==> flow/design.v <==
module ProcessingElement(
  input         clock,
  input         reset,
  input  [7:0]  io_price,
  output [10:0] io_agentIdx,
  output        io_rewardIn_ready,
  input         io_rewardIn_valid,
  input  [7:0]  io_rewardIn_bits_reward,
  input  [10:0] io_rewardIn_bits_idx,
  input         io_rewardIn_bits_last,
  input         io_PEResultOut_ready,
  output        io_PEResultOut_valid,
  output [7:0]  io_PEResultOut_bits_benefit,
  output [7:0]  io_PEResultOut_bits_oldPrice,
  output [10:0] io_PEResultOut_bits_id,
  output        io_PEResultOut_bits_last
);
  reg [7:0] s1_last;  
  reg [7:0] s1_reward;  
  reg [7:0] s1_idx;  
  reg  s1_valid;  
  reg [7:0] s2_price;  
  reg [7:0] s2_idx;  
  reg  s2_last;  
  reg  s2_valid;  
  reg [7:0] s2_reward;  
  reg [7:0] s3_benefit;  
  reg [7:0] s3_oldPrice;  
  reg  s3_valid;  
  reg [7:0] s3_last;  
  reg [7:0] s3_idx;  
  wire  stall = ~io_PEResultOut_ready;  
  wire  fire = io_rewardIn_ready & io_rewardIn_valid;  
  wire [10:0] _GEN_2 = fire ? io_rewardIn_bits_idx : {{3'd0}, s1_idx};  
  wire [8:0] _diff_T = {1'b0,$signed(s2_reward)};  
  wire [8:0] _diff_T_1 = {1'b0,$signed(s2_price)};  
  wire [8:0] diff = $signed(_diff_T) - $signed(_diff_T_1);  
  wire [10:0] _GEN_9 = ~stall ? _GEN_2 : {{3'd0}, s1_idx};  
  wire [7:0] _GEN_14 = ~stall ? s1_last : {{7'd0}, s2_last};  
  assign io_agentIdx = stall ? {3'd0, s1_idx} : io_rewardIn_bits_idx;
  assign io_rewardIn_ready = ~stall;  
  assign io_PEResultOut_valid = s3_valid;  
  assign io_PEResultOut_bits_benefit = s3_benefit;  
  assign io_PEResultOut_bits_oldPrice = s3_oldPrice;  
  assign io_PEResultOut_bits_id = {{3'd0}, s3_idx};  
  assign io_PEResultOut_bits_last = s3_last[0];  
  always @(posedge clock) begin
    if (reset) begin  
      s1_last <= 8'h0;  
    end else if (~stall) begin  
      if (fire) begin  
        s1_last <= {{7'd0}, io_rewardIn_bits_last};  
      end
    end
    if (reset) begin  
      s1_reward <= 8'h0;  
    end else if (~stall) begin  
      if (fire) begin  
        s1_reward <= io_rewardIn_bits_reward;  
      end
    end
    if (reset) begin  
      s1_idx <= 8'h0;  
    end else begin
      s1_idx <= _GEN_9[7:0];
    end
    if (reset) begin  
      s1_valid <= 1'h0;  
    end else if (~stall) begin  
      s1_valid <= fire;  
    end
    if (reset) begin  
      s2_price <= 8'h0;  
    end else if (~stall) begin  
      s2_price <= io_price;  
    end
    if (reset) begin  
      s2_idx <= 8'h0;  
    end else if (~stall) begin  
      s2_idx <= s1_idx;  
    end
    if (reset) begin  
      s2_last <= 1'h0;  
    end else begin
      s2_last <= _GEN_14[0];
    end
    if (reset) begin  
      s2_valid <= 1'h0;  
    end else if (~stall) begin  
      s2_valid <= s1_valid;  
    end
    if (reset) begin  
      s2_reward <= 8'h0;  
    end else if (~stall) begin  
      s2_reward <= s1_reward;  
    end
    if (reset) begin  
      s3_benefit <= 8'h0;  
    end else if (~stall) begin  
      if (diff[8]) begin  
        s3_benefit <= 8'h0;
      end else begin
        s3_benefit <= diff[7:0];
      end
    end
    if (reset) begin  
      s3_oldPrice <= 8'h0;  
    end else if (~stall) begin  
      s3_oldPrice <= s2_price;  
    end
    if (reset) begin  
      s3_valid <= 1'h0;  
    end else if (~stall) begin  
      s3_valid <= s2_valid;  
    end
    if (reset) begin  
      s3_last <= 8'h0;  
    end else if (~stall) begin  
      s3_last <= {{7'd0}, s2_last};  
    end
    if (reset) begin  
      s3_idx <= 8'h0;  
    end else if (~stall) begin  
      s3_idx <= s2_idx;  
    end
  end
endmodule
module SearchTask(
  input         clock,
  input         reset,
  output        io_benefitIn_0_ready,
  input         io_benefitIn_0_valid,
  input  [7:0]  io_benefitIn_0_bits_benefit,
  input  [7:0]  io_benefitIn_0_bits_oldPrice,
  input  [10:0] io_benefitIn_0_bits_id,
  input         io_benefitIn_0_bits_last,
  output        io_benefitIn_1_ready,
  input         io_benefitIn_1_valid,
  input  [7:0]  io_benefitIn_1_bits_benefit,
  input  [7:0]  io_benefitIn_1_bits_oldPrice,
  input  [10:0] io_benefitIn_1_bits_id,
  output        io_benefitIn_2_ready,
  input         io_benefitIn_2_valid,
  input  [7:0]  io_benefitIn_2_bits_benefit,
  input  [7:0]  io_benefitIn_2_bits_oldPrice,
  input  [10:0] io_benefitIn_2_bits_id,
  output        io_benefitIn_3_ready,
  input         io_benefitIn_3_valid,
  input  [7:0]  io_benefitIn_3_bits_benefit,
  input  [7:0]  io_benefitIn_3_bits_oldPrice,
  input  [10:0] io_benefitIn_3_bits_id,
  output        io_benefitIn_4_ready,
  input         io_benefitIn_4_valid,
  input  [7:0]  io_benefitIn_4_bits_benefit,
  input  [7:0]  io_benefitIn_4_bits_oldPrice,
  input  [10:0] io_benefitIn_4_bits_id,
  output        io_benefitIn_5_ready,
  input         io_benefitIn_5_valid,
  input  [7:0]  io_benefitIn_5_bits_benefit,
  input  [7:0]  io_benefitIn_5_bits_oldPrice,
  input  [10:0] io_benefitIn_5_bits_id,
  output        io_benefitIn_6_ready,
  input         io_benefitIn_6_valid,
  input  [7:0]  io_benefitIn_6_bits_benefit,
  input  [7:0]  io_benefitIn_6_bits_oldPrice,
  input  [10:0] io_benefitIn_6_bits_id,
  output        io_benefitIn_7_ready,
  input         io_benefitIn_7_valid,
  input  [7:0]  io_benefitIn_7_bits_benefit,
  input  [7:0]  io_benefitIn_7_bits_oldPrice,
  input  [10:0] io_benefitIn_7_bits_id,
  input         io_resultOut_ready,
  output        io_resultOut_valid,
  output [10:0] io_resultOut_bits_winner,
  output [7:0]  io_resultOut_bits_bid
);
  reg  s_valid_0;  
  reg  s_valid_1;  
  reg  s_valid_2;  
  reg  s_valid_3;  
  reg  s_last_0;  
  reg  s_last_1;  
  reg  s_last_2;  
  reg  s_last_3;  
  reg [7:0] compRegs_0_0_benefit;  
  reg [10:0] compRegs_0_0_id;  
  reg [7:0] compRegs_0_0_runningBid;  
  reg [7:0] compRegs_0_0_oldPrice;  
  reg [7:0] compRegs_0_1_benefit;  
  reg [10:0] compRegs_0_1_id;  
  reg [7:0] compRegs_0_1_runningBid;  
  reg [7:0] compRegs_0_1_oldPrice;  
  reg [7:0] compRegs_0_2_benefit;  
  reg [10:0] compRegs_0_2_id;  
  reg [7:0] compRegs_0_2_runningBid;  
  reg [7:0] compRegs_0_2_oldPrice;  
  reg [7:0] compRegs_0_3_benefit;  
  reg [10:0] compRegs_0_3_id;  
  reg [7:0] compRegs_0_3_runningBid;  
  reg [7:0] compRegs_0_3_oldPrice;  
  reg [7:0] compRegs_0_4_benefit;  
  reg [10:0] compRegs_0_4_id;  
  reg [7:0] compRegs_0_4_runningBid;  
  reg [7:0] compRegs_0_4_oldPrice;  
  reg [7:0] compRegs_0_5_benefit;  
  reg [10:0] compRegs_0_5_id;  
  reg [7:0] compRegs_0_5_runningBid;  
  reg [7:0] compRegs_0_5_oldPrice;  
  reg [7:0] compRegs_0_6_benefit;  
  reg [10:0] compRegs_0_6_id;  
  reg [7:0] compRegs_0_6_runningBid;  
  reg [7:0] compRegs_0_6_oldPrice;  
  reg [7:0] compRegs_0_7_benefit;  
  reg [10:0] compRegs_0_7_id;  
  reg [7:0] compRegs_0_7_runningBid;  
  reg [7:0] compRegs_0_7_oldPrice;  
  reg [7:0] compRegs_1_0_benefit;  
  reg [10:0] compRegs_1_0_id;  
  reg [7:0] compRegs_1_0_runningBid;  
  reg [7:0] compRegs_1_0_oldPrice;  
  reg [7:0] compRegs_1_1_benefit;  
  reg [10:0] compRegs_1_1_id;  
  reg [7:0] compRegs_1_1_runningBid;  
  reg [7:0] compRegs_1_1_oldPrice;  
  reg [7:0] compRegs_1_2_benefit;  
  reg [10:0] compRegs_1_2_id;  
  reg [7:0] compRegs_1_2_runningBid;  
  reg [7:0] compRegs_1_2_oldPrice;  
  reg [7:0] compRegs_1_3_benefit;  
  reg [10:0] compRegs_1_3_id;  
  reg [7:0] compRegs_1_3_runningBid;  
  reg [7:0] compRegs_1_3_oldPrice;  
  reg [7:0] compRegs_2_0_benefit;  
  reg [10:0] compRegs_2_0_id;  
  reg [7:0] compRegs_2_0_runningBid;  
  reg [7:0] compRegs_2_0_oldPrice;  
  reg [7:0] compRegs_2_1_benefit;  
  reg [10:0] compRegs_2_1_id;  
  reg [7:0] compRegs_2_1_runningBid;  
  reg [7:0] compRegs_2_1_oldPrice;  
  reg [7:0] compRegs_3_0_benefit;  
  reg [10:0] compRegs_3_0_id;  
  reg [7:0] compRegs_3_0_runningBid;  
  reg [7:0] compRegs_3_0_oldPrice;  
  reg [7:0] slast_runningWinner_benefit;  
  reg [10:0] slast_runningWinner_id;  
  reg [7:0] slast_runningWinner_runningBid;  
  reg [7:0] slast_runningWinner_oldPrice;  
  reg  slast_valid;  
  reg  slast_last;  
  wire  stall = ~io_resultOut_ready & slast_valid;  
  wire  _fire_T = io_benefitIn_0_ready & io_benefitIn_0_valid;  
  wire  _fire_T_1 = io_benefitIn_1_ready & io_benefitIn_1_valid;  
  wire  _fire_T_2 = io_benefitIn_2_ready & io_benefitIn_2_valid;  
  wire  _fire_T_3 = io_benefitIn_3_ready & io_benefitIn_3_valid;  
  wire  _fire_T_4 = io_benefitIn_4_ready & io_benefitIn_4_valid;  
  wire  _fire_T_5 = io_benefitIn_5_ready & io_benefitIn_5_valid;  
  wire  _fire_T_6 = io_benefitIn_6_ready & io_benefitIn_6_valid;  
  wire  _fire_T_7 = io_benefitIn_7_ready & io_benefitIn_7_valid;  
  wire  fire = _fire_T | _fire_T_1 | _fire_T_2 | _fire_T_3 | _fire_T_4 | _fire_T_5 | _fire_T_6 | _fire_T_7;  
  wire [7:0] hypoBid = compRegs_0_0_benefit - compRegs_0_1_benefit;  
  wire [7:0] hypoBid_1 = compRegs_0_1_benefit - compRegs_0_0_benefit;  
  wire [7:0] hypoBid_2 = compRegs_0_2_benefit - compRegs_0_3_benefit;  
  wire [7:0] hypoBid_3 = compRegs_0_3_benefit - compRegs_0_2_benefit;  
  wire [7:0] hypoBid_4 = compRegs_0_4_benefit - compRegs_0_5_benefit;  
  wire [7:0] hypoBid_5 = compRegs_0_5_benefit - compRegs_0_4_benefit;  
  wire [7:0] hypoBid_6 = compRegs_0_6_benefit - compRegs_0_7_benefit;  
  wire [7:0] hypoBid_7 = compRegs_0_7_benefit - compRegs_0_6_benefit;  
  wire [7:0] hypoBid_8 = compRegs_1_0_benefit - compRegs_1_1_benefit;  
  wire [7:0] hypoBid_9 = compRegs_1_1_benefit - compRegs_1_0_benefit;  
  wire [7:0] hypoBid_10 = compRegs_1_2_benefit - compRegs_1_3_benefit;  
  wire [7:0] hypoBid_11 = compRegs_1_3_benefit - compRegs_1_2_benefit;  
  wire [7:0] hypoBid_12 = compRegs_2_0_benefit - compRegs_2_1_benefit;  
  wire [7:0] hypoBid_13 = compRegs_2_1_benefit - compRegs_2_0_benefit;  
  wire [7:0] hypoBid_14 = compRegs_3_0_benefit - slast_runningWinner_benefit;  
  wire [7:0] _slast_runningWinner_runningBid_T_1 = hypoBid_14 < compRegs_3_0_runningBid ? hypoBid_14 :
    compRegs_3_0_runningBid;  
  wire [7:0] hypoBid_15 = slast_runningWinner_benefit - compRegs_3_0_benefit;  
  wire [7:0] _slast_runningWinner_runningBid_T_3 = hypoBid_15 < slast_runningWinner_runningBid ? hypoBid_15 :
    slast_runningWinner_runningBid;  
  wire [7:0] _io_resultOut_bits_bid_T_1 = slast_runningWinner_oldPrice + 8'h1;  
  wire [7:0] _io_resultOut_bits_bid_T_3 = slast_runningWinner_runningBid + slast_runningWinner_oldPrice;  
  wire [7:0] _GEN_152 = slast_runningWinner_benefit == 8'h0 ? 8'h0 : _io_resultOut_bits_bid_T_3;  
  assign io_benefitIn_0_ready = ~stall;  
  assign io_benefitIn_1_ready = ~stall;  
  assign io_benefitIn_2_ready = ~stall;  
  assign io_benefitIn_3_ready = ~stall;  
  assign io_benefitIn_4_ready = ~stall;  
  assign io_benefitIn_5_ready = ~stall;  
  assign io_benefitIn_6_ready = ~stall;  
  assign io_benefitIn_7_ready = ~stall;  
  assign io_resultOut_valid = slast_valid & slast_last;  
  assign io_resultOut_bits_winner = slast_runningWinner_id;  
  assign io_resultOut_bits_bid = slast_runningWinner_runningBid == 8'h0 & slast_runningWinner_benefit > 8'h0 ?
    _io_resultOut_bits_bid_T_1 : _GEN_152;  
  always @(posedge clock) begin
    if (reset) begin  
      s_valid_0 <= 1'h0;  
    end else if (~stall) begin  
      s_valid_0 <= fire;  
    end
    if (reset) begin  
      s_valid_1 <= 1'h0;  
    end else if (~stall) begin  
      s_valid_1 <= s_valid_0;  
    end
    if (reset) begin  
      s_valid_2 <= 1'h0;  
    end else if (~stall) begin  
      s_valid_2 <= s_valid_1;  
    end
    if (reset) begin  
      s_valid_3 <= 1'h0;  
    end else if (~stall) begin  
      s_valid_3 <= s_valid_2;  
    end
    if (reset) begin  
      s_last_0 <= 1'h0;  
    end else if (~stall) begin  
      if (fire) begin  
        s_last_0 <= io_benefitIn_0_bits_last;  
      end
    end
    if (reset) begin  
      s_last_1 <= 1'h0;  
    end else if (~stall) begin  
      s_last_1 <= s_last_0;  
    end
    if (reset) begin  
      s_last_2 <= 1'h0;  
    end else if (~stall) begin  
      s_last_2 <= s_last_1;  
    end
    if (reset) begin  
      s_last_3 <= 1'h0;  
    end else if (~stall) begin  
      s_last_3 <= s_last_2;  
    end
    if (reset) begin  
      compRegs_0_0_benefit <= 8'h0;  
    end else if (~stall) begin  
      if (fire) begin  
        if (_fire_T) begin  
          compRegs_0_0_benefit <= io_benefitIn_0_bits_benefit;  
        end else begin
          compRegs_0_0_benefit <= 8'h0;  
        end
      end
    end
    if (reset) begin  
      compRegs_0_0_id <= 11'h0;  
    end else if (~stall) begin  
      if (fire) begin  
        compRegs_0_0_id <= io_benefitIn_0_bits_id;  
      end
    end
    if (reset) begin  
      compRegs_0_0_runningBid <= 8'h0;  
    end else if (~stall) begin  
      if (fire) begin  
        compRegs_0_0_runningBid <= 8'hff;  
      end
    end
    if (reset) begin  
      compRegs_0_0_oldPrice <= 8'h0;  
    end else if (~stall) begin  
      if (fire) begin  
        compRegs_0_0_oldPrice <= io_benefitIn_0_bits_oldPrice;  
      end
    end
    if (reset) begin  
      compRegs_0_1_benefit <= 8'h0;  
    end else if (~stall) begin  
      if (fire) begin  
        if (_fire_T_1) begin  
          compRegs_0_1_benefit <= io_benefitIn_1_bits_benefit;  
        end else begin
          compRegs_0_1_benefit <= 8'h0;  
        end
      end
    end
    if (reset) begin  
      compRegs_0_1_id <= 11'h0;  
    end else if (~stall) begin  
      if (fire) begin  
        compRegs_0_1_id <= io_benefitIn_1_bits_id;  
      end
    end
    if (reset) begin  
      compRegs_0_1_runningBid <= 8'h0;  
    end else if (~stall) begin  
      if (fire) begin  
        compRegs_0_1_runningBid <= 8'hff;  
      end
    end
    if (reset) begin  
      compRegs_0_1_oldPrice <= 8'h0;  
    end else if (~stall) begin  
      if (fire) begin  
        compRegs_0_1_oldPrice <= io_benefitIn_1_bits_oldPrice;  
      end
    end
    if (reset) begin  
      compRegs_0_2_benefit <= 8'h0;  
    end else if (~stall) begin  
      if (fire) begin  
        if (_fire_T_2) begin  
          compRegs_0_2_benefit <= io_benefitIn_2_bits_benefit;  
        end else begin
          compRegs_0_2_benefit <= 8'h0;  
        end
      end
    end
    if (reset) begin  
      compRegs_0_2_id <= 11'h0;  
    end else if (~stall) begin  
      if (fire) begin  
        compRegs_0_2_id <= io_benefitIn_2_bits_id;  
      end
    end
    if (reset) begin  
      compRegs_0_2_runningBid <= 8'h0;  
    end else if (~stall) begin  
      if (fire) begin  
        compRegs_0_2_runningBid <= 8'hff;  
      end
    end
    if (reset) begin  
      compRegs_0_2_oldPrice <= 8'h0;  
    end else if (~stall) begin  
      if (fire) begin  
        compRegs_0_2_oldPrice <= io_benefitIn_2_bits_oldPrice;  
      end
    end
    if (reset) begin  
      compRegs_0_3_benefit <= 8'h0;  
    end else if (~stall) begin  
      if (fire) begin  
        if (_fire_T_3) begin  
          compRegs_0_3_benefit <= io_benefitIn_3_bits_benefit;  
        end else begin
          compRegs_0_3_benefit <= 8'h0;  
        end
      end
    end
    if (reset) begin  
      compRegs_0_3_id <= 11'h0;  
    end else if (~stall) begin  
      if (fire) begin  
        compRegs_0_3_id <= io_benefitIn_3_bits_id;  
      end
    end
    if (reset) begin  
      compRegs_0_3_runningBid <= 8'h0;  
    end else if (~stall) begin  
      if (fire) begin  
        compRegs_0_3_runningBid <= 8'hff;  
      end
    end
    if (reset) begin  
      compRegs_0_3_oldPrice <= 8'h0;  
    end else if (~stall) begin  
      if (fire) begin  
        compRegs_0_3_oldPrice <= io_benefitIn_3_bits_oldPrice;  
      end
    end
    if (reset) begin  
      compRegs_0_4_benefit <= 8'h0;  
    end else if (~stall) begin  
      if (fire) begin  
        if (_fire_T_4) begin  
          compRegs_0_4_benefit <= io_benefitIn_4_bits_benefit;  
        end else begin
          compRegs_0_4_benefit <= 8'h0;  
        end
      end
    end
    if (reset) begin  
      compRegs_0_4_id <= 11'h0;  
    end else if (~stall) begin  
      if (fire) begin  
        compRegs_0_4_id <= io_benefitIn_4_bits_id;  
      end
    end
    if (reset) begin  
      compRegs_0_4_runningBid <= 8'h0;  
    end else if (~stall) begin  
      if (fire) begin  
        compRegs_0_4_runningBid <= 8'hff;  
      end
    end
    if (reset) begin  
      compRegs_0_4_oldPrice <= 8'h0;  
    end else if (~stall) begin  
      if (fire) begin  
        compRegs_0_4_oldPrice <= io_benefitIn_4_bits_oldPrice;  
      end
    end
    if (reset) begin  
      compRegs_0_5_benefit <= 8'h0;  
    end else if (~stall) begin  
      if (fire) begin  
        if (_fire_T_5) begin  
          compRegs_0_5_benefit <= io_benefitIn_5_bits_benefit;  
        end else begin
          compRegs_0_5_benefit <= 8'h0;  
        end
      end
    end
    if (reset) begin  
      compRegs_0_5_id <= 11'h0;  
    end else if (~stall) begin  
      if (fire) begin  
        compRegs_0_5_id <= io_benefitIn_5_bits_id;  
      end
    end
    if (reset) begin  
      compRegs_0_5_runningBid <= 8'h0;  
    end else if (~stall) begin  
      if (fire) begin  
        compRegs_0_5_runningBid <= 8'hff;  
      end
    end
    if (reset) begin  
      compRegs_0_5_oldPrice <= 8'h0;  
    end else if (~stall) begin  
      if (fire) begin  
        compRegs_0_5_oldPrice <= io_benefitIn_5_bits_oldPrice;  
      end
    end
    if (reset) begin  
      compRegs_0_6_benefit <= 8'h0;  
    end else if (~stall) begin  
      if (fire) begin  
        if (_fire_T_6) begin  
          compRegs_0_6_benefit <= io_benefitIn_6_bits_benefit;  
        end else begin
          compRegs_0_6_benefit <= 8'h0;  
        end
      end
    end
    if (reset) begin  
      compRegs_0_6_id <= 11'h0;  
    end else if (~stall) begin  
      if (fire) begin  
        compRegs_0_6_id <= io_benefitIn_6_bits_id;  
      end
    end
    if (reset) begin  
      compRegs_0_6_runningBid <= 8'h0;  
    end else if (~stall) begin  
      if (fire) begin  
        compRegs_0_6_runningBid <= 8'hff;  
      end
    end
    if (reset) begin  
      compRegs_0_6_oldPrice <= 8'h0;  
    end else if (~stall) begin  
      if (fire) begin  
        compRegs_0_6_oldPrice <= io_benefitIn_6_bits_oldPrice;  
      end
    end
    if (reset) begin  
      compRegs_0_7_benefit <= 8'h0;  
    end else if (~stall) begin  
      if (fire) begin  
        if (_fire_T_7) begin  
          compRegs_0_7_benefit <= io_benefitIn_7_bits_benefit;  
        end else begin
          compRegs_0_7_benefit <= 8'h0;  
        end
      end
    end
    if (reset) begin  
      compRegs_0_7_id <= 11'h0;  
    end else if (~stall) begin  
      if (fire) begin  
        compRegs_0_7_id <= io_benefitIn_7_bits_id;  
      end
    end
    if (reset) begin  
      compRegs_0_7_runningBid <= 8'h0;  
    end else if (~stall) begin  
      if (fire) begin  
        compRegs_0_7_runningBid <= 8'hff;  
      end
    end
    if (reset) begin  
      compRegs_0_7_oldPrice <= 8'h0;  
    end else if (~stall) begin  
      if (fire) begin  
        compRegs_0_7_oldPrice <= io_benefitIn_7_bits_oldPrice;  
      end
    end
    if (reset) begin  
      compRegs_1_0_benefit <= 8'h0;  
    end else if (~stall) begin  
      if (compRegs_0_0_benefit >= compRegs_0_1_benefit) begin  
        compRegs_1_0_benefit <= compRegs_0_0_benefit;  
      end else begin
        compRegs_1_0_benefit <= compRegs_0_1_benefit;  
      end
    end
    if (reset) begin  
      compRegs_1_0_id <= 11'h0;  
    end else if (~stall) begin  
      if (compRegs_0_0_benefit >= compRegs_0_1_benefit) begin  
        compRegs_1_0_id <= compRegs_0_0_id;  
      end else begin
        compRegs_1_0_id <= compRegs_0_1_id;  
      end
    end
    if (reset) begin  
      compRegs_1_0_runningBid <= 8'h0;  
    end else if (~stall) begin  
      if (compRegs_0_0_benefit >= compRegs_0_1_benefit) begin  
        if (hypoBid < compRegs_0_0_runningBid) begin  
          compRegs_1_0_runningBid <= hypoBid;
        end else begin
          compRegs_1_0_runningBid <= compRegs_0_0_runningBid;
        end
      end else if (hypoBid_1 < compRegs_0_1_runningBid) begin  
        compRegs_1_0_runningBid <= hypoBid_1;
      end else begin
        compRegs_1_0_runningBid <= compRegs_0_1_runningBid;
      end
    end
    if (reset) begin  
      compRegs_1_0_oldPrice <= 8'h0;  
    end else if (~stall) begin  
      if (compRegs_0_0_benefit >= compRegs_0_1_benefit) begin  
        compRegs_1_0_oldPrice <= compRegs_0_0_oldPrice;  
      end else begin
        compRegs_1_0_oldPrice <= compRegs_0_1_oldPrice;  
      end
    end
    if (reset) begin  
      compRegs_1_1_benefit <= 8'h0;  
    end else if (~stall) begin  
      if (compRegs_0_2_benefit >= compRegs_0_3_benefit) begin  
        compRegs_1_1_benefit <= compRegs_0_2_benefit;  
      end else begin
        compRegs_1_1_benefit <= compRegs_0_3_benefit;  
      end
    end
    if (reset) begin  
      compRegs_1_1_id <= 11'h0;  
    end else if (~stall) begin  
      if (compRegs_0_2_benefit >= compRegs_0_3_benefit) begin  
        compRegs_1_1_id <= compRegs_0_2_id;  
      end else begin
        compRegs_1_1_id <= compRegs_0_3_id;  
      end
    end
    if (reset) begin  
      compRegs_1_1_runningBid <= 8'h0;  
    end else if (~stall) begin  
      if (compRegs_0_2_benefit >= compRegs_0_3_benefit) begin  
        if (hypoBid_2 < compRegs_0_2_runningBid) begin  
          compRegs_1_1_runningBid <= hypoBid_2;
        end else begin
          compRegs_1_1_runningBid <= compRegs_0_2_runningBid;
        end
      end else if (hypoBid_3 < compRegs_0_3_runningBid) begin  
        compRegs_1_1_runningBid <= hypoBid_3;
      end else begin
        compRegs_1_1_runningBid <= compRegs_0_3_runningBid;
      end
    end
    if (reset) begin  
      compRegs_1_1_oldPrice <= 8'h0;  
    end else if (~stall) begin  
      if (compRegs_0_2_benefit >= compRegs_0_3_benefit) begin  
        compRegs_1_1_oldPrice <= compRegs_0_2_oldPrice;  
      end else begin
        compRegs_1_1_oldPrice <= compRegs_0_3_oldPrice;  
      end
    end
    if (reset) begin  
      compRegs_1_2_benefit <= 8'h0;  
    end else if (~stall) begin  
      if (compRegs_0_4_benefit >= compRegs_0_5_benefit) begin  
        compRegs_1_2_benefit <= compRegs_0_4_benefit;  
      end else begin
        compRegs_1_2_benefit <= compRegs_0_5_benefit;  
      end
    end
    if (reset) begin  
      compRegs_1_2_id <= 11'h0;  
    end else if (~stall) begin  
      if (compRegs_0_4_benefit >= compRegs_0_5_benefit) begin  
        compRegs_1_2_id <= compRegs_0_4_id;  
      end else begin
        compRegs_1_2_id <= compRegs_0_5_id;  
      end
    end
    if (reset) begin  
      compRegs_1_2_runningBid <= 8'h0;  
    end else if (~stall) begin  
      if (compRegs_0_4_benefit >= compRegs_0_5_benefit) begin  
        if (hypoBid_4 < compRegs_0_4_runningBid) begin  
          compRegs_1_2_runningBid <= hypoBid_4;
        end else begin
          compRegs_1_2_runningBid <= compRegs_0_4_runningBid;
        end
      end else if (hypoBid_5 < compRegs_0_5_runningBid) begin  
        compRegs_1_2_runningBid <= hypoBid_5;
      end else begin
        compRegs_1_2_runningBid <= compRegs_0_5_runningBid;
      end
    end
    if (reset) begin  
      compRegs_1_2_oldPrice <= 8'h0;  
    end else if (~stall) begin  
      if (compRegs_0_4_benefit >= compRegs_0_5_benefit) begin  
        compRegs_1_2_oldPrice <= compRegs_0_4_oldPrice;  
      end else begin
        compRegs_1_2_oldPrice <= compRegs_0_5_oldPrice;  
      end
    end
    if (reset) begin  
      compRegs_1_3_benefit <= 8'h0;  
    end else if (~stall) begin  
      if (compRegs_0_6_benefit >= compRegs_0_7_benefit) begin  
        compRegs_1_3_benefit <= compRegs_0_6_benefit;  
      end else begin
        compRegs_1_3_benefit <= compRegs_0_7_benefit;  
      end
    end
    if (reset) begin  
      compRegs_1_3_id <= 11'h0;  
    end else if (~stall) begin  
      if (compRegs_0_6_benefit >= compRegs_0_7_benefit) begin  
        compRegs_1_3_id <= compRegs_0_6_id;  
      end else begin
        compRegs_1_3_id <= compRegs_0_7_id;  
      end
    end
    if (reset) begin  
      compRegs_1_3_runningBid <= 8'h0;  
    end else if (~stall) begin  
      if (compRegs_0_6_benefit >= compRegs_0_7_benefit) begin  
        if (hypoBid_6 < compRegs_0_6_runningBid) begin  
          compRegs_1_3_runningBid <= hypoBid_6;
        end else begin
          compRegs_1_3_runningBid <= compRegs_0_6_runningBid;
        end
      end else if (hypoBid_7 < compRegs_0_7_runningBid) begin  
        compRegs_1_3_runningBid <= hypoBid_7;
      end else begin
        compRegs_1_3_runningBid <= compRegs_0_7_runningBid;
      end
    end
    if (reset) begin  
      compRegs_1_3_oldPrice <= 8'h0;  
    end else if (~stall) begin  
      if (compRegs_0_6_benefit >= compRegs_0_7_benefit) begin  
        compRegs_1_3_oldPrice <= compRegs_0_6_oldPrice;  
      end else begin
        compRegs_1_3_oldPrice <= compRegs_0_7_oldPrice;  
      end
    end
    if (reset) begin  
      compRegs_2_0_benefit <= 8'h0;  
    end else if (~stall) begin  
      if (compRegs_1_0_benefit >= compRegs_1_1_benefit) begin  
        compRegs_2_0_benefit <= compRegs_1_0_benefit;  
      end else begin
        compRegs_2_0_benefit <= compRegs_1_1_benefit;  
      end
    end
    if (reset) begin  
      compRegs_2_0_id <= 11'h0;  
    end else if (~stall) begin  
      if (compRegs_1_0_benefit >= compRegs_1_1_benefit) begin  
        compRegs_2_0_id <= compRegs_1_0_id;  
      end else begin
        compRegs_2_0_id <= compRegs_1_1_id;  
      end
    end
    if (reset) begin  
      compRegs_2_0_runningBid <= 8'h0;  
    end else if (~stall) begin  
      if (compRegs_1_0_benefit >= compRegs_1_1_benefit) begin  
        if (hypoBid_8 < compRegs_1_0_runningBid) begin  
          compRegs_2_0_runningBid <= hypoBid_8;
        end else begin
          compRegs_2_0_runningBid <= compRegs_1_0_runningBid;
        end
      end else if (hypoBid_9 < compRegs_1_1_runningBid) begin  
        compRegs_2_0_runningBid <= hypoBid_9;
      end else begin
        compRegs_2_0_runningBid <= compRegs_1_1_runningBid;
      end
    end
    if (reset) begin  
      compRegs_2_0_oldPrice <= 8'h0;  
    end else if (~stall) begin  
      if (compRegs_1_0_benefit >= compRegs_1_1_benefit) begin  
        compRegs_2_0_oldPrice <= compRegs_1_0_oldPrice;  
      end else begin
        compRegs_2_0_oldPrice <= compRegs_1_1_oldPrice;  
      end
    end
    if (reset) begin  
      compRegs_2_1_benefit <= 8'h0;  
    end else if (~stall) begin  
      if (compRegs_1_2_benefit >= compRegs_1_3_benefit) begin  
        compRegs_2_1_benefit <= compRegs_1_2_benefit;  
      end else begin
        compRegs_2_1_benefit <= compRegs_1_3_benefit;  
      end
    end
    if (reset) begin  
      compRegs_2_1_id <= 11'h0;  
    end else if (~stall) begin  
      if (compRegs_1_2_benefit >= compRegs_1_3_benefit) begin  
        compRegs_2_1_id <= compRegs_1_2_id;  
      end else begin
        compRegs_2_1_id <= compRegs_1_3_id;  
      end
    end
    if (reset) begin  
      compRegs_2_1_runningBid <= 8'h0;  
    end else if (~stall) begin  
      if (compRegs_1_2_benefit >= compRegs_1_3_benefit) begin  
        if (hypoBid_10 < compRegs_1_2_runningBid) begin  
          compRegs_2_1_runningBid <= hypoBid_10;
        end else begin
          compRegs_2_1_runningBid <= compRegs_1_2_runningBid;
        end
      end else if (hypoBid_11 < compRegs_1_3_runningBid) begin  
        compRegs_2_1_runningBid <= hypoBid_11;
      end else begin
        compRegs_2_1_runningBid <= compRegs_1_3_runningBid;
      end
    end
    if (reset) begin  
      compRegs_2_1_oldPrice <= 8'h0;  
    end else if (~stall) begin  
      if (compRegs_1_2_benefit >= compRegs_1_3_benefit) begin  
        compRegs_2_1_oldPrice <= compRegs_1_2_oldPrice;  
      end else begin
        compRegs_2_1_oldPrice <= compRegs_1_3_oldPrice;  
      end
    end
    if (reset) begin  
      compRegs_3_0_benefit <= 8'h0;  
    end else if (~stall) begin  
      if (compRegs_2_0_benefit >= compRegs_2_1_benefit) begin  
        compRegs_3_0_benefit <= compRegs_2_0_benefit;  
      end else begin
        compRegs_3_0_benefit <= compRegs_2_1_benefit;  
      end
    end
    if (reset) begin  
      compRegs_3_0_id <= 11'h0;  
    end else if (~stall) begin  
      if (compRegs_2_0_benefit >= compRegs_2_1_benefit) begin  
        compRegs_3_0_id <= compRegs_2_0_id;  
      end else begin
        compRegs_3_0_id <= compRegs_2_1_id;  
      end
    end
    if (reset) begin  
      compRegs_3_0_runningBid <= 8'h0;  
    end else if (~stall) begin  
      if (compRegs_2_0_benefit >= compRegs_2_1_benefit) begin  
        if (hypoBid_12 < compRegs_2_0_runningBid) begin  
          compRegs_3_0_runningBid <= hypoBid_12;
        end else begin
          compRegs_3_0_runningBid <= compRegs_2_0_runningBid;
        end
      end else if (hypoBid_13 < compRegs_2_1_runningBid) begin  
        compRegs_3_0_runningBid <= hypoBid_13;
      end else begin
        compRegs_3_0_runningBid <= compRegs_2_1_runningBid;
      end
    end
    if (reset) begin  
      compRegs_3_0_oldPrice <= 8'h0;  
    end else if (~stall) begin  
      if (compRegs_2_0_benefit >= compRegs_2_1_benefit) begin  
        compRegs_3_0_oldPrice <= compRegs_2_0_oldPrice;  
      end else begin
        compRegs_3_0_oldPrice <= compRegs_2_1_oldPrice;  
      end
    end
    if (reset) begin  
      slast_runningWinner_benefit <= 8'h0;  
    end else if (~stall) begin  
      if (slast_last | ~slast_valid) begin  
        slast_runningWinner_benefit <= compRegs_3_0_benefit;  
      end else if (compRegs_3_0_benefit > slast_runningWinner_benefit) begin  
        slast_runningWinner_benefit <= compRegs_3_0_benefit;  
      end
    end
    if (reset) begin  
      slast_runningWinner_id <= 11'h0;  
    end else if (~stall) begin  
      if (slast_last | ~slast_valid) begin  
        slast_runningWinner_id <= compRegs_3_0_id;  
      end else if (compRegs_3_0_benefit > slast_runningWinner_benefit) begin  
        slast_runningWinner_id <= compRegs_3_0_id;  
      end
    end
    if (reset) begin  
      slast_runningWinner_runningBid <= 8'h0;  
    end else if (~stall) begin  
      if (slast_last | ~slast_valid) begin  
        slast_runningWinner_runningBid <= compRegs_3_0_runningBid;  
      end else if (compRegs_3_0_benefit > slast_runningWinner_benefit) begin  
        slast_runningWinner_runningBid <= _slast_runningWinner_runningBid_T_1;  
      end else begin
        slast_runningWinner_runningBid <= _slast_runningWinner_runningBid_T_3;  
      end
    end
    if (reset) begin  
      slast_runningWinner_oldPrice <= 8'h0;  
    end else if (~stall) begin  
      if (slast_last | ~slast_valid) begin  
        slast_runningWinner_oldPrice <= compRegs_3_0_oldPrice;  
      end else if (compRegs_3_0_benefit > slast_runningWinner_benefit) begin  
        slast_runningWinner_oldPrice <= compRegs_3_0_oldPrice;  
      end
    end
    if (reset) begin  
      slast_valid <= 1'h0;  
    end else if (~stall) begin  
      slast_valid <= s_valid_3;  
    end
    if (reset) begin  
      slast_last <= 1'h0;  
    end else if (~stall) begin  
      slast_last <= s_last_3;  
    end
  end
endmodule
module AuctionSearch(
  input         clock,
  input         reset,
  output        io_rewardIn_0_ready,
  input         io_rewardIn_0_valid,
  input  [7:0]  io_rewardIn_0_reward,
  input  [10:0] io_rewardIn_0_idx,
  input         io_rewardIn_0_last,
  output [10:0] io_agentIdx_0,
  input  [7:0]  io_price_0,
  output        io_rewardIn_1_ready,
  input         io_rewardIn_1_valid,
  input  [7:0]  io_rewardIn_1_reward,
  input  [10:0] io_rewardIn_1_idx,
  output [10:0] io_agentIdx_1,
  input  [7:0]  io_price_1,
  output        io_rewardIn_2_ready,
  input         io_rewardIn_2_valid,
  input  [7:0]  io_rewardIn_2_reward,
  input  [10:0] io_rewardIn_2_idx,
  output [10:0] io_agentIdx_2,
  input  [7:0]  io_price_2,
  output        io_rewardIn_3_ready,
  input         io_rewardIn_3_valid,
  input  [7:0]  io_rewardIn_3_reward,
  input  [10:0] io_rewardIn_3_idx,
  output [10:0] io_agentIdx_3,
  input  [7:0]  io_price_3,
  output        io_rewardIn_4_ready,
  input         io_rewardIn_4_valid,
  input  [7:0]  io_rewardIn_4_reward,
  input  [10:0] io_rewardIn_4_idx,
  output [10:0] io_agentIdx_4,
  input  [7:0]  io_price_4,
  output        io_rewardIn_5_ready,
  input         io_rewardIn_5_valid,
  input  [7:0]  io_rewardIn_5_reward,
  input  [10:0] io_rewardIn_5_idx,
  output [10:0] io_agentIdx_5,
  input  [7:0]  io_price_5,
  output        io_rewardIn_6_ready,
  input         io_rewardIn_6_valid,
  input  [7:0]  io_rewardIn_6_reward,
  input  [10:0] io_rewardIn_6_idx,
  output [10:0] io_agentIdx_6,
  input  [7:0]  io_price_6,
  output        io_rewardIn_7_ready,
  input         io_rewardIn_7_valid,
  input  [7:0]  io_rewardIn_7_reward,
  input  [10:0] io_rewardIn_7_idx,
  output [10:0] io_agentIdx_7,
  input  [7:0]  io_price_7,
  input         io_resultOut_ready,
  output        io_resultOut_valid,
  output [10:0] io_resultOut_winner,
  output [7:0]  io_resultOut_bid
);
  wire        pe0_valid;
  wire [7:0]  pe0_benefit;
  wire [7:0]  pe0_oldPrice;
  wire [10:0] pe0_id;
  wire        pe0_last;
  wire        pe0_ready;
  wire        pe1_valid;
  wire [7:0]  pe1_benefit;
  wire [7:0]  pe1_oldPrice;
  wire [10:0] pe1_id;
  wire        pe1_last;
  wire        pe1_ready;
  wire        pe2_valid;
  wire [7:0]  pe2_benefit;
  wire [7:0]  pe2_oldPrice;
  wire [10:0] pe2_id;
  wire        pe2_last;
  wire        pe2_ready;
  wire        pe3_valid;
  wire [7:0]  pe3_benefit;
  wire [7:0]  pe3_oldPrice;
  wire [10:0] pe3_id;
  wire        pe3_last;
  wire        pe3_ready;
  wire        pe4_valid;
  wire [7:0]  pe4_benefit;
  wire [7:0]  pe4_oldPrice;
  wire [10:0] pe4_id;
  wire        pe4_last;
  wire        pe4_ready;
  wire        pe5_valid;
  wire [7:0]  pe5_benefit;
  wire [7:0]  pe5_oldPrice;
  wire [10:0] pe5_id;
  wire        pe5_last;
  wire        pe5_ready;
  wire        pe6_valid;
  wire [7:0]  pe6_benefit;
  wire [7:0]  pe6_oldPrice;
  wire [10:0] pe6_id;
  wire        pe6_last;
  wire        pe6_ready;
  wire        pe7_valid;
  wire [7:0]  pe7_benefit;
  wire [7:0]  pe7_oldPrice;
  wire [10:0] pe7_id;
  wire        pe7_last;
  wire        pe7_ready;
  ProcessingElement pes_0 (
    .clock(clock),
    .reset(reset),
    .io_price(io_price_0),
    .io_agentIdx(io_agentIdx_0),
    .io_rewardIn_ready(io_rewardIn_0_ready),
    .io_rewardIn_valid(io_rewardIn_0_valid),
    .io_rewardIn_bits_reward(io_rewardIn_0_reward),
    .io_rewardIn_bits_idx(io_rewardIn_0_idx),
    .io_rewardIn_bits_last(io_rewardIn_0_last),
    .io_PEResultOut_ready(pe0_ready),
    .io_PEResultOut_valid(pe0_valid),
    .io_PEResultOut_bits_benefit(pe0_benefit),
    .io_PEResultOut_bits_oldPrice(pe0_oldPrice),
    .io_PEResultOut_bits_id(pe0_id),
    .io_PEResultOut_bits_last(pe0_last)
  );
  ProcessingElement pes_1 (
    .clock(clock),
    .reset(reset),
    .io_price(io_price_1),
    .io_agentIdx(io_agentIdx_1),
    .io_rewardIn_ready(io_rewardIn_1_ready),
    .io_rewardIn_valid(io_rewardIn_1_valid),
    .io_rewardIn_bits_reward(io_rewardIn_1_reward),
    .io_rewardIn_bits_idx(io_rewardIn_1_idx),
    .io_rewardIn_bits_last(1'b0),
    .io_PEResultOut_ready(pe1_ready),
    .io_PEResultOut_valid(pe1_valid),
    .io_PEResultOut_bits_benefit(pe1_benefit),
    .io_PEResultOut_bits_oldPrice(pe1_oldPrice),
    .io_PEResultOut_bits_id(pe1_id),
    .io_PEResultOut_bits_last(pe1_last)
  );
  ProcessingElement pes_2 (
    .clock(clock),
    .reset(reset),
    .io_price(io_price_2),
    .io_agentIdx(io_agentIdx_2),
    .io_rewardIn_ready(io_rewardIn_2_ready),
    .io_rewardIn_valid(io_rewardIn_2_valid),
    .io_rewardIn_bits_reward(io_rewardIn_2_reward),
    .io_rewardIn_bits_idx(io_rewardIn_2_idx),
    .io_rewardIn_bits_last(1'b0),
    .io_PEResultOut_ready(pe2_ready),
    .io_PEResultOut_valid(pe2_valid),
    .io_PEResultOut_bits_benefit(pe2_benefit),
    .io_PEResultOut_bits_oldPrice(pe2_oldPrice),
    .io_PEResultOut_bits_id(pe2_id),
    .io_PEResultOut_bits_last(pe2_last)
  );
  ProcessingElement pes_3 (
    .clock(clock),
    .reset(reset),
    .io_price(io_price_3),
    .io_agentIdx(io_agentIdx_3),
    .io_rewardIn_ready(io_rewardIn_3_ready),
    .io_rewardIn_valid(io_rewardIn_3_valid),
    .io_rewardIn_bits_reward(io_rewardIn_3_reward),
    .io_rewardIn_bits_idx(io_rewardIn_3_idx),
    .io_rewardIn_bits_last(1'b0),
    .io_PEResultOut_ready(pe3_ready),
    .io_PEResultOut_valid(pe3_valid),
    .io_PEResultOut_bits_benefit(pe3_benefit),
    .io_PEResultOut_bits_oldPrice(pe3_oldPrice),
    .io_PEResultOut_bits_id(pe3_id),
    .io_PEResultOut_bits_last(pe3_last)
  );
  ProcessingElement pes_4 (
    .clock(clock),
    .reset(reset),
    .io_price(io_price_4),
    .io_agentIdx(io_agentIdx_4),
    .io_rewardIn_ready(io_rewardIn_4_ready),
    .io_rewardIn_valid(io_rewardIn_4_valid),
    .io_rewardIn_bits_reward(io_rewardIn_4_reward),
    .io_rewardIn_bits_idx(io_rewardIn_4_idx),
    .io_rewardIn_bits_last(1'b0),
    .io_PEResultOut_ready(pe4_ready),
    .io_PEResultOut_valid(pe4_valid),
    .io_PEResultOut_bits_benefit(pe4_benefit),
    .io_PEResultOut_bits_oldPrice(pe4_oldPrice),
    .io_PEResultOut_bits_id(pe4_id),
    .io_PEResultOut_bits_last(pe4_last)
  );
  ProcessingElement pes_5 (
    .clock(clock),
    .reset(reset),
    .io_price(io_price_5),
    .io_agentIdx(io_agentIdx_5),
    .io_rewardIn_ready(io_rewardIn_5_ready),
    .io_rewardIn_valid(io_rewardIn_5_valid),
    .io_rewardIn_bits_reward(io_rewardIn_5_reward),
    .io_rewardIn_bits_idx(io_rewardIn_5_idx),
    .io_rewardIn_bits_last(1'b0),
    .io_PEResultOut_ready(pe5_ready),
    .io_PEResultOut_valid(pe5_valid),
    .io_PEResultOut_bits_benefit(pe5_benefit),
    .io_PEResultOut_bits_oldPrice(pe5_oldPrice),
    .io_PEResultOut_bits_id(pe5_id),
    .io_PEResultOut_bits_last(pe5_last)
  );
  ProcessingElement pes_6 (
    .clock(clock),
    .reset(reset),
    .io_price(io_price_6),
    .io_agentIdx(io_agentIdx_6),
    .io_rewardIn_ready(io_rewardIn_6_ready),
    .io_rewardIn_valid(io_rewardIn_6_valid),
    .io_rewardIn_bits_reward(io_rewardIn_6_reward),
    .io_rewardIn_bits_idx(io_rewardIn_6_idx),
    .io_rewardIn_bits_last(1'b0),
    .io_PEResultOut_ready(pe6_ready),
    .io_PEResultOut_valid(pe6_valid),
    .io_PEResultOut_bits_benefit(pe6_benefit),
    .io_PEResultOut_bits_oldPrice(pe6_oldPrice),
    .io_PEResultOut_bits_id(pe6_id),
    .io_PEResultOut_bits_last(pe6_last)
  );
  ProcessingElement pes_7 (
    .clock(clock),
    .reset(reset),
    .io_price(io_price_7),
    .io_agentIdx(io_agentIdx_7),
    .io_rewardIn_ready(io_rewardIn_7_ready),
    .io_rewardIn_valid(io_rewardIn_7_valid),
    .io_rewardIn_bits_reward(io_rewardIn_7_reward),
    .io_rewardIn_bits_idx(io_rewardIn_7_idx),
    .io_rewardIn_bits_last(1'b0),
    .io_PEResultOut_ready(pe7_ready),
    .io_PEResultOut_valid(pe7_valid),
    .io_PEResultOut_bits_benefit(pe7_benefit),
    .io_PEResultOut_bits_oldPrice(pe7_oldPrice),
    .io_PEResultOut_bits_id(pe7_id),
    .io_PEResultOut_bits_last(pe7_last)
  );
  SearchTask search (
    .clock(clock),
    .reset(reset),
    .io_benefitIn_0_ready(pe0_ready),
    .io_benefitIn_0_valid(pe0_valid),
    .io_benefitIn_0_bits_benefit(pe0_benefit),
    .io_benefitIn_0_bits_oldPrice(pe0_oldPrice),
    .io_benefitIn_0_bits_id(pe0_id),
    .io_benefitIn_0_bits_last(pe0_last),
    .io_benefitIn_1_ready(pe1_ready),
    .io_benefitIn_1_valid(pe1_valid),
    .io_benefitIn_1_bits_benefit(pe1_benefit),
    .io_benefitIn_1_bits_oldPrice(pe1_oldPrice),
    .io_benefitIn_1_bits_id(pe1_id),
    .io_benefitIn_2_ready(pe2_ready),
    .io_benefitIn_2_valid(pe2_valid),
    .io_benefitIn_2_bits_benefit(pe2_benefit),
    .io_benefitIn_2_bits_oldPrice(pe2_oldPrice),
    .io_benefitIn_2_bits_id(pe2_id),
    .io_benefitIn_3_ready(pe3_ready),
    .io_benefitIn_3_valid(pe3_valid),
    .io_benefitIn_3_bits_benefit(pe3_benefit),
    .io_benefitIn_3_bits_oldPrice(pe3_oldPrice),
    .io_benefitIn_3_bits_id(pe3_id),
    .io_benefitIn_4_ready(pe4_ready),
    .io_benefitIn_4_valid(pe4_valid),
    .io_benefitIn_4_bits_benefit(pe4_benefit),
    .io_benefitIn_4_bits_oldPrice(pe4_oldPrice),
    .io_benefitIn_4_bits_id(pe4_id),
    .io_benefitIn_5_ready(pe5_ready),
    .io_benefitIn_5_valid(pe5_valid),
    .io_benefitIn_5_bits_benefit(pe5_benefit),
    .io_benefitIn_5_bits_oldPrice(pe5_oldPrice),
    .io_benefitIn_5_bits_id(pe5_id),
    .io_benefitIn_6_ready(pe6_ready),
    .io_benefitIn_6_valid(pe6_valid),
    .io_benefitIn_6_bits_benefit(pe6_benefit),
    .io_benefitIn_6_bits_oldPrice(pe6_oldPrice),
    .io_benefitIn_6_bits_id(pe6_id),
    .io_benefitIn_7_ready(pe7_ready),
    .io_benefitIn_7_valid(pe7_valid),
    .io_benefitIn_7_bits_benefit(pe7_benefit),
    .io_benefitIn_7_bits_oldPrice(pe7_oldPrice),
    .io_benefitIn_7_bits_id(pe7_id),
    .io_resultOut_ready(io_resultOut_ready),
    .io_resultOut_valid(io_resultOut_valid),
    .io_resultOut_bits_winner(io_resultOut_winner),
    .io_resultOut_bits_bid(io_resultOut_bid)
  );
endmodule
Reports on AuctionSearch. Tool output for the design above, in the order of the flow. Line numbers count from 1 in the design file above. Operators: Yosys type, input widths -> output width; for muxes data width and select width s. Library cell names are shortened. The mark - stands for no value.

Top: AuctionSearch. Clock port: clock. Standard-cell library: sky130hd. Corner: tt_025C_1v80.

Word level. Counts by Yosys on the flattened word-level netlist (proc, flatten, opt, wreduce; memories kept). Register bits leave out memories and registers merged into their read ports (data or address). Print and check cells are left out. Cells with the same type and inputs are merged into one.

The figure for add/sub/neg operators is 26. Under multiply operators stands 0. Under divide/modulo/power cells stands 0. Order comparisons: 25. For eq/ne operators the number is 0. The figure for shift operators is 0. The figure for muxes and demuxes is 78. Under bitwise operators stands 30. Under reductions and logical operators stands 15.

Operators by type and width (count): $mux 8 (65); $mux 11 (13); $sub 8x8->8 (16); $lt 8x8->1 (16); $sub 8x8->9 (8); $ge 8x8->1 (7); $reduce_and 2->1 (11); $and 1x1->1 (19); $logic_not 8->1 (2); $or 1x1->1 (8); $add 8x1->8 const B (1); $gt 8x1->1 const B (1); $add 8x8->8 (1); $gt 8x8->1 (1); $not 1->1 (3); $reduce_bool 3->1 (1); $reduce_bool 2->1 (1).

Register bits: 1022. Bits in latches: 0. For bits in writable memories the number is 0. The figure for ROM bits is 0. The entry for clocked read ports x word width reads 0. The figure for memories is 0. Under input bits stands 228. Output and inout bits: 116. The figure for cells after elaboration is 332.

Longest topological paths. Depth = most cells in a row (Yosys ltp): at word level without a register or memory, in the mapped netlist without a sequential cell, where the memories' decode and read muxes count.

Depth after elaboration: 12. ABC_AREA: 0. The entry for depth in mapped cells reads 17. Under depth with buffers taken out stands 16.

Netlist. Yosys stat after the flow's synthesis: flattened, memories mapped to cells. It holds for the ABC_AREA given above (unset counts as 0); a run with the other value may have another netlist. The area totals of this step are shown rounded.

Under cells in the netlist stands 6125. Synthesis area: 48300 um^2. Under mapped flip-flops stands 998.

Cell types (count): dfxtp_1 (998); nand2_1 (1579); a21oi_1 (865); ha_1 (304); mux2i_1 (163); nor2_1 (415); a211oi_1 (204); clkbuf_1 (340); inv_1 (295); xnor2_1 (89); a22oi_1 (90); fa_1 (25); o21ai_0 (87); a21o_1 (55); xor2_1 (42); nand3_1 (69); nor2b_1 (54); a221oi_1 (33).

Not listed: further types 61, cells in them 418. By module: a second synthesis without flattening, with its own total; a netlist apart from the flattened one above.

The entry for cell total of the unflattened synthesis reads 5985. Area total of the unflattened synthesis: 52800 um^2.

Rows give one instance, submodules left out.

Modules: SearchTask (instances 1, cells 3440, area 28600 um^2, seq. area 10100 um^2); ProcessingElement (instances 8, cells 318, area 3030 um^2, seq. area 1400 um^2); AuctionSearch (instances 1, cells 1, area 3.8 um^2, seq. area 0.0 um^2).

Timing after synthesis. OpenSTA on the mapped netlist: ideal clock, no wires. The path of least setup slack (recovery checks aside). Input and output delay are each 20% of the period. Register names are those of the netlist, which keeps one name where synthesis merged equal registers.

Path kind: register -> register. From: reg (no name shown). To: reg search.compRegs_1_2_runningBid[0]. The figure for clock period is 4.0 ns. The figure for launch time at the first pin is 0.000 ns. The figure for arrival is 3.681 ns. Under data required time stands 3.883 ns. The entry for setup slack reads 0.202 ns. For delay of the path the number is 3.798 ns. Under driving pins on the path stands 10. Under path buffers stands 1. The entry for synthesis period reached reads 3.798 ns.

"delay of the path" = arrival - input delay + setup time. "driving pins on the path" counts driving pins, that of a launching flip-flop among them; a cell with two outputs on the path counts twice. "synthesis period reached" is the clock period less the worst setup slack; recovery checks do not enter. This is arithmetic on one report: input and output delays are still those of the set period (20% each). Between the ends stands the longest chain of elaborated cells between them, by number of cells; it is not shown to be the way that was timed. Of several equally long chains one is given. A line is the first line of the expression or statement that the cell stems from. Yosys adds cells for indexed reads and writes and turns some case tables into memories. At most two assigning lines are given for a register; there are more.

Path through: dfxtp_1 buf_2 clkinv_1 ha_1 a2111oi_0 nand2_1 o22ai_1 mux2i_1 mux2i_1 a22o_1. Under cells in the longest elaborated chain stands 3. Under elaborated cells on any way between the ends stands 5. The figure for RTL lines with such cells is 3. Those cells by class: compare: 2; mux: 3.

Ends and longest elaborated chain, after synthesis: $lt 8x8->1 (RTL line 706) `end else if (hypoBid_5 < compRegs_0_5_runningBid) begin`; $mux 8 (RTL line 706); $mux 8 (RTL line 700) `if (compRegs_0_4_benefit >= compRegs_0_5_benefit) begin`; end, assigned (RTL line 702) `compRegs_1_2_runningBid <= hypoBid_4;`; end, assigned (RTL line 704) `compRegs_1_2_runningBid <= compRegs_0_4_runningBid;`; end, declared (RTL line 227) `reg [7:0] compRegs_1_2_runningBid;`.

Path in the finished layout. From the final timing report of run 1: the path of least setup slack in the routed layout; clock arrival at registers is part of the times.

Path kind: register -> output. From: reg search.slast_runningWinner_runningBid[0]. To: out io_resultOut_bid[6]. The figure for clock period is 3.14 ns. The figure for launch time at the first pin is 0.74 ns. The figure for arrival is 2.77 ns. Under data required time stands 2.51 ns. The entry for setup slack reads -0.26 ns. Under driving pins on the path stands 11. Under path buffers stands 1.

Between the ends stands the longest chain of elaborated cells between them, by number of cells; it is not shown to be the way that was timed. Of several equally long chains one is given. At most two assigning lines are given for a register; there are more.

Path through: dfxtp_2 ha_4 fa_2 a21o_1 a21oi_2 o21bai_1 a21oi_1 xnor2_1 nor2_1 a211oi_2 buf_2. Under cells in the longest elaborated chain stands 3. Under elaborated cells on any way between the ends stands 5. The figure for RTL lines with such cells is 3. Those cells by class: add/sub: 1; mux: 2; logic: 1; reduce/logical: 1.

Ends and longest elaborated chain, post-layout: start, declared (RTL line 247) `reg [7:0] slast_runningWinner_runningBid;`; start, assigned (RTL line 911) `slast_runningWinner_runningBid <= compRegs_3_0_runningBid;`; start, assigned (RTL line 913) `slast_runningWinner_runningBid <= _slast_runningWinner_runningBid_T_1;`; $add 8x8->8 (RTL line 282) `wire [7:0] _io_resultOut_bits_bid_T_3 = slast_runningWinner_runningBid + slast_runningWinner_oldPrice;`; $mux 8 (RTL line 283) `wire [7:0] _GEN_152 = slast_runningWinner_benefit == 8'h0 ? 8'h0 : _io_resultOut_bits_bid_T_3;`; $mux 8 (RTL line 294) `assign io_resultOut_bits_bid = slast_runningWinner_runningBid == 8'h0 & slast_runningWinner_benefit > 8'h0 ?`; end, declared (RTL line 994) `output [7:0]  io_resultOut_bid`.

==> runs of AuctionSearch <==
Below are 4 stored runs of the flow (Yosys, OpenROAD; platform sky130hd) on AuctionSearch, each with its settings and what was measured, unordered. Constraints: input delay and output delay 20% of the set period each, output load 0.01 pF. By "total power after layout" is meant OpenSTA's value without simulated activity: inputs other than the clock are taken to toggle once in ten clock periods, and the tool carries that through the logic. Results are given in rounded form.

Files of run 1:
==> flow/run.sh <==
#!/bin/bash
# the make line also repeats the synthesis and layout settings of config.mk as NAME=value (left out here)
make -C /OpenROAD-flow-scripts/flow DESIGN_CONFIG=/design/flow/config.mk WORK_HOME=/design/flow/orfs CLKGATE_MAP_FILE= finish
==> flow/config.mk <==
export PLATFORM = sky130hd
export DESIGN_NAME = AuctionSearch
export DESIGN_NICKNAME = AuctionSearch
export VERILOG_FILES = /design/flow/design.v
export SDC_FILE = /design/flow/constraint.sdc
export NUM_CORES = 4
export LEC_CHECK = 0
export ABC_AREA = 0
export CAP_MARGIN = 20
export CELL_PAD_IN_SITES_GLOBAL_PLACEMENT = 1
export CORE_ASPECT_RATIO = 0.64
export CORE_MARGIN = 3
export CORE_UTILIZATION = 33
export CTS_CLUSTER_SIZE = 68
export GPL_TIMING_DRIVEN = 1
export HOLD_SLACK_MARGIN = 0.02
export MAX_ROUTING_LAYER = met4
export PLACE_DENSITY_LB_ADDON = 0.06
export SETUP_SLACK_MARGIN = -0.3
export SLEW_MARGIN = 15
==> flow/constraint.sdc <==
create_clock -name core_clock -period 3.14 [get_ports {clock}]
set_input_delay 0.6280 -clock core_clock [delete_from_list [all_inputs] [get_ports {clock}]]
set_output_delay 0.6280 -clock core_clock [all_outputs]
set_load 0.01 [all_outputs]

Results of run 1. The Yosys chip area after synthesis is 48300 um^2. The total die area reads 151000 um^2. The standard-cell area after routing comes to 62500 um^2. The utilization of the finished layout reads 43.3 %. The measured worst slack on setup checks is -0.257 ns. The total negative slack stands at -12.9 ns. The total power after layout stands at 0.0313 W.

Files of run 2:
==> flow/run.sh <==
#!/bin/bash
# the make line also repeats the synthesis and layout settings of config.mk as NAME=value (left out here)
make -C /OpenROAD-flow-scripts/flow DESIGN_CONFIG=/design/flow/config.mk WORK_HOME=/design/flow/orfs CLKGATE_MAP_FILE= finish
==> flow/config.mk <==
export PLATFORM = sky130hd
export DESIGN_NAME = AuctionSearch
export DESIGN_NICKNAME = AuctionSearch
export VERILOG_FILES = /design/flow/design.v
export SDC_FILE = /design/flow/constraint.sdc
export NUM_CORES = 4
export LEC_CHECK = 0
export ABC_AREA = 1
export CAP_MARGIN = 5
export CORE_ASPECT_RATIO = 0.56
export CORE_MARGIN = 4
export CORE_UTILIZATION = 26
export CTS_CLUSTER_DIAMETER = 237
export CTS_CLUSTER_SIZE = 95
export GPL_ROUTABILITY_DRIVEN = 1
export HOLD_SLACK_MARGIN = -0.04
export MAX_ROUTING_LAYER = met4
export MIN_ROUTING_LAYER = met1
export PLACE_DENSITY_LB_ADDON = 0.18
export SETUP_SLACK_MARGIN = 0.9
export SLEW_MARGIN = 0
export TNS_END_PERCENT = 80
==> flow/constraint.sdc <==
create_clock -name core_clock -period 3.53 [get_ports {clock}]
set_input_delay 0.7060 -clock core_clock [delete_from_list [all_inputs] [get_ports {clock}]]
set_output_delay 0.7060 -clock core_clock [all_outputs]
set_load 0.01 [all_outputs]

Results of run 2. The Yosys chip area after synthesis is 51200 um^2. The total die area reads 204000 um^2. The standard-cell area after routing comes to 62100 um^2. The utilization of the finished layout reads 31.8 %. The measured worst slack on setup checks is 0.261 ns. The total negative slack stands at 0.000 ns. The total power after layout stands at 0.0248 W.

Files of run 3:
==> flow/run.sh <==
#!/bin/bash
# the make line also repeats the synthesis and layout settings of config.mk as NAME=value (left out here)
make -C /OpenROAD-flow-scripts/flow DESIGN_CONFIG=/design/flow/config.mk WORK_HOME=/design/flow/orfs CLKGATE_MAP_FILE= finish
==> flow/config.mk <==
export PLATFORM = sky130hd
export DESIGN_NAME = AuctionSearch
export DESIGN_NICKNAME = AuctionSearch
export VERILOG_FILES = /design/flow/design.v
export SDC_FILE = /design/flow/constraint.sdc
export NUM_CORES = 4
export LEC_CHECK = 0
export CAP_MARGIN = 5
export CORE_MARGIN = 4
export CORE_UTILIZATION = 26
export GPL_ROUTABILITY_DRIVEN = 0
export HOLD_SLACK_MARGIN = -0.01
export MAX_ROUTING_LAYER = met4
export MIN_ROUTING_LAYER = met1
export SETUP_SLACK_MARGIN = 0.9
export SLEW_MARGIN = 20
export TNS_END_PERCENT = 25
==> flow/constraint.sdc <==
create_clock -name core_clock -period 3.53 [get_ports {clock}]
set_input_delay 0.7060 -clock core_clock [delete_from_list [all_inputs] [get_ports {clock}]]
set_output_delay 0.7060 -clock core_clock [all_outputs]
set_load 0.01 [all_outputs]

Results of run 3. The Yosys chip area after synthesis is 48300 um^2. The total die area reads 193000 um^2. The standard-cell area after routing comes to 63800 um^2. The utilization of the finished layout reads 34.7 %. The measured worst slack on setup checks is 0.078 ns. The total negative slack stands at 0.000 ns. The total power after layout stands at 0.0277 W.

Files of run 4:
==> flow/run.sh <==
#!/bin/bash
# the make line also repeats the synthesis and layout settings of config.mk as NAME=value (left out here)
make -C /OpenROAD-flow-scripts/flow DESIGN_CONFIG=/design/flow/config.mk WORK_HOME=/design/flow/orfs CLKGATE_MAP_FILE= finish
==> flow/config.mk <==
export PLATFORM = sky130hd
export DESIGN_NAME = AuctionSearch
export DESIGN_NICKNAME = AuctionSearch
export VERILOG_FILES = /design/flow/design.v
export SDC_FILE = /design/flow/constraint.sdc
export NUM_CORES = 4
export LEC_CHECK = 0
export CAP_MARGIN = 20
export CORE_MARGIN = 2
export CORE_UTILIZATION = 40
export PLACE_DENSITY = 0.6
export SLEW_MARGIN = 20
==> flow/constraint.sdc <==
create_clock -name core_clock -period 3.67 [get_ports {clock}]
set_input_delay 0.7340 -clock core_clock [delete_from_list [all_inputs] [get_ports {clock}]]
set_output_delay 0.7340 -clock core_clock [all_outputs]
set_load 0.01 [all_outputs]

Results of run 4. The Yosys chip area after synthesis is 48300 um^2. The total die area reads 124000 um^2. The standard-cell area after routing comes to 57500 um^2. The utilization of the finished layout reads 48.0 %. The measured worst slack on setup checks is 0.148 ns. The total negative slack stands at 0.000 ns. The total power after layout stands at 0.0255 W.
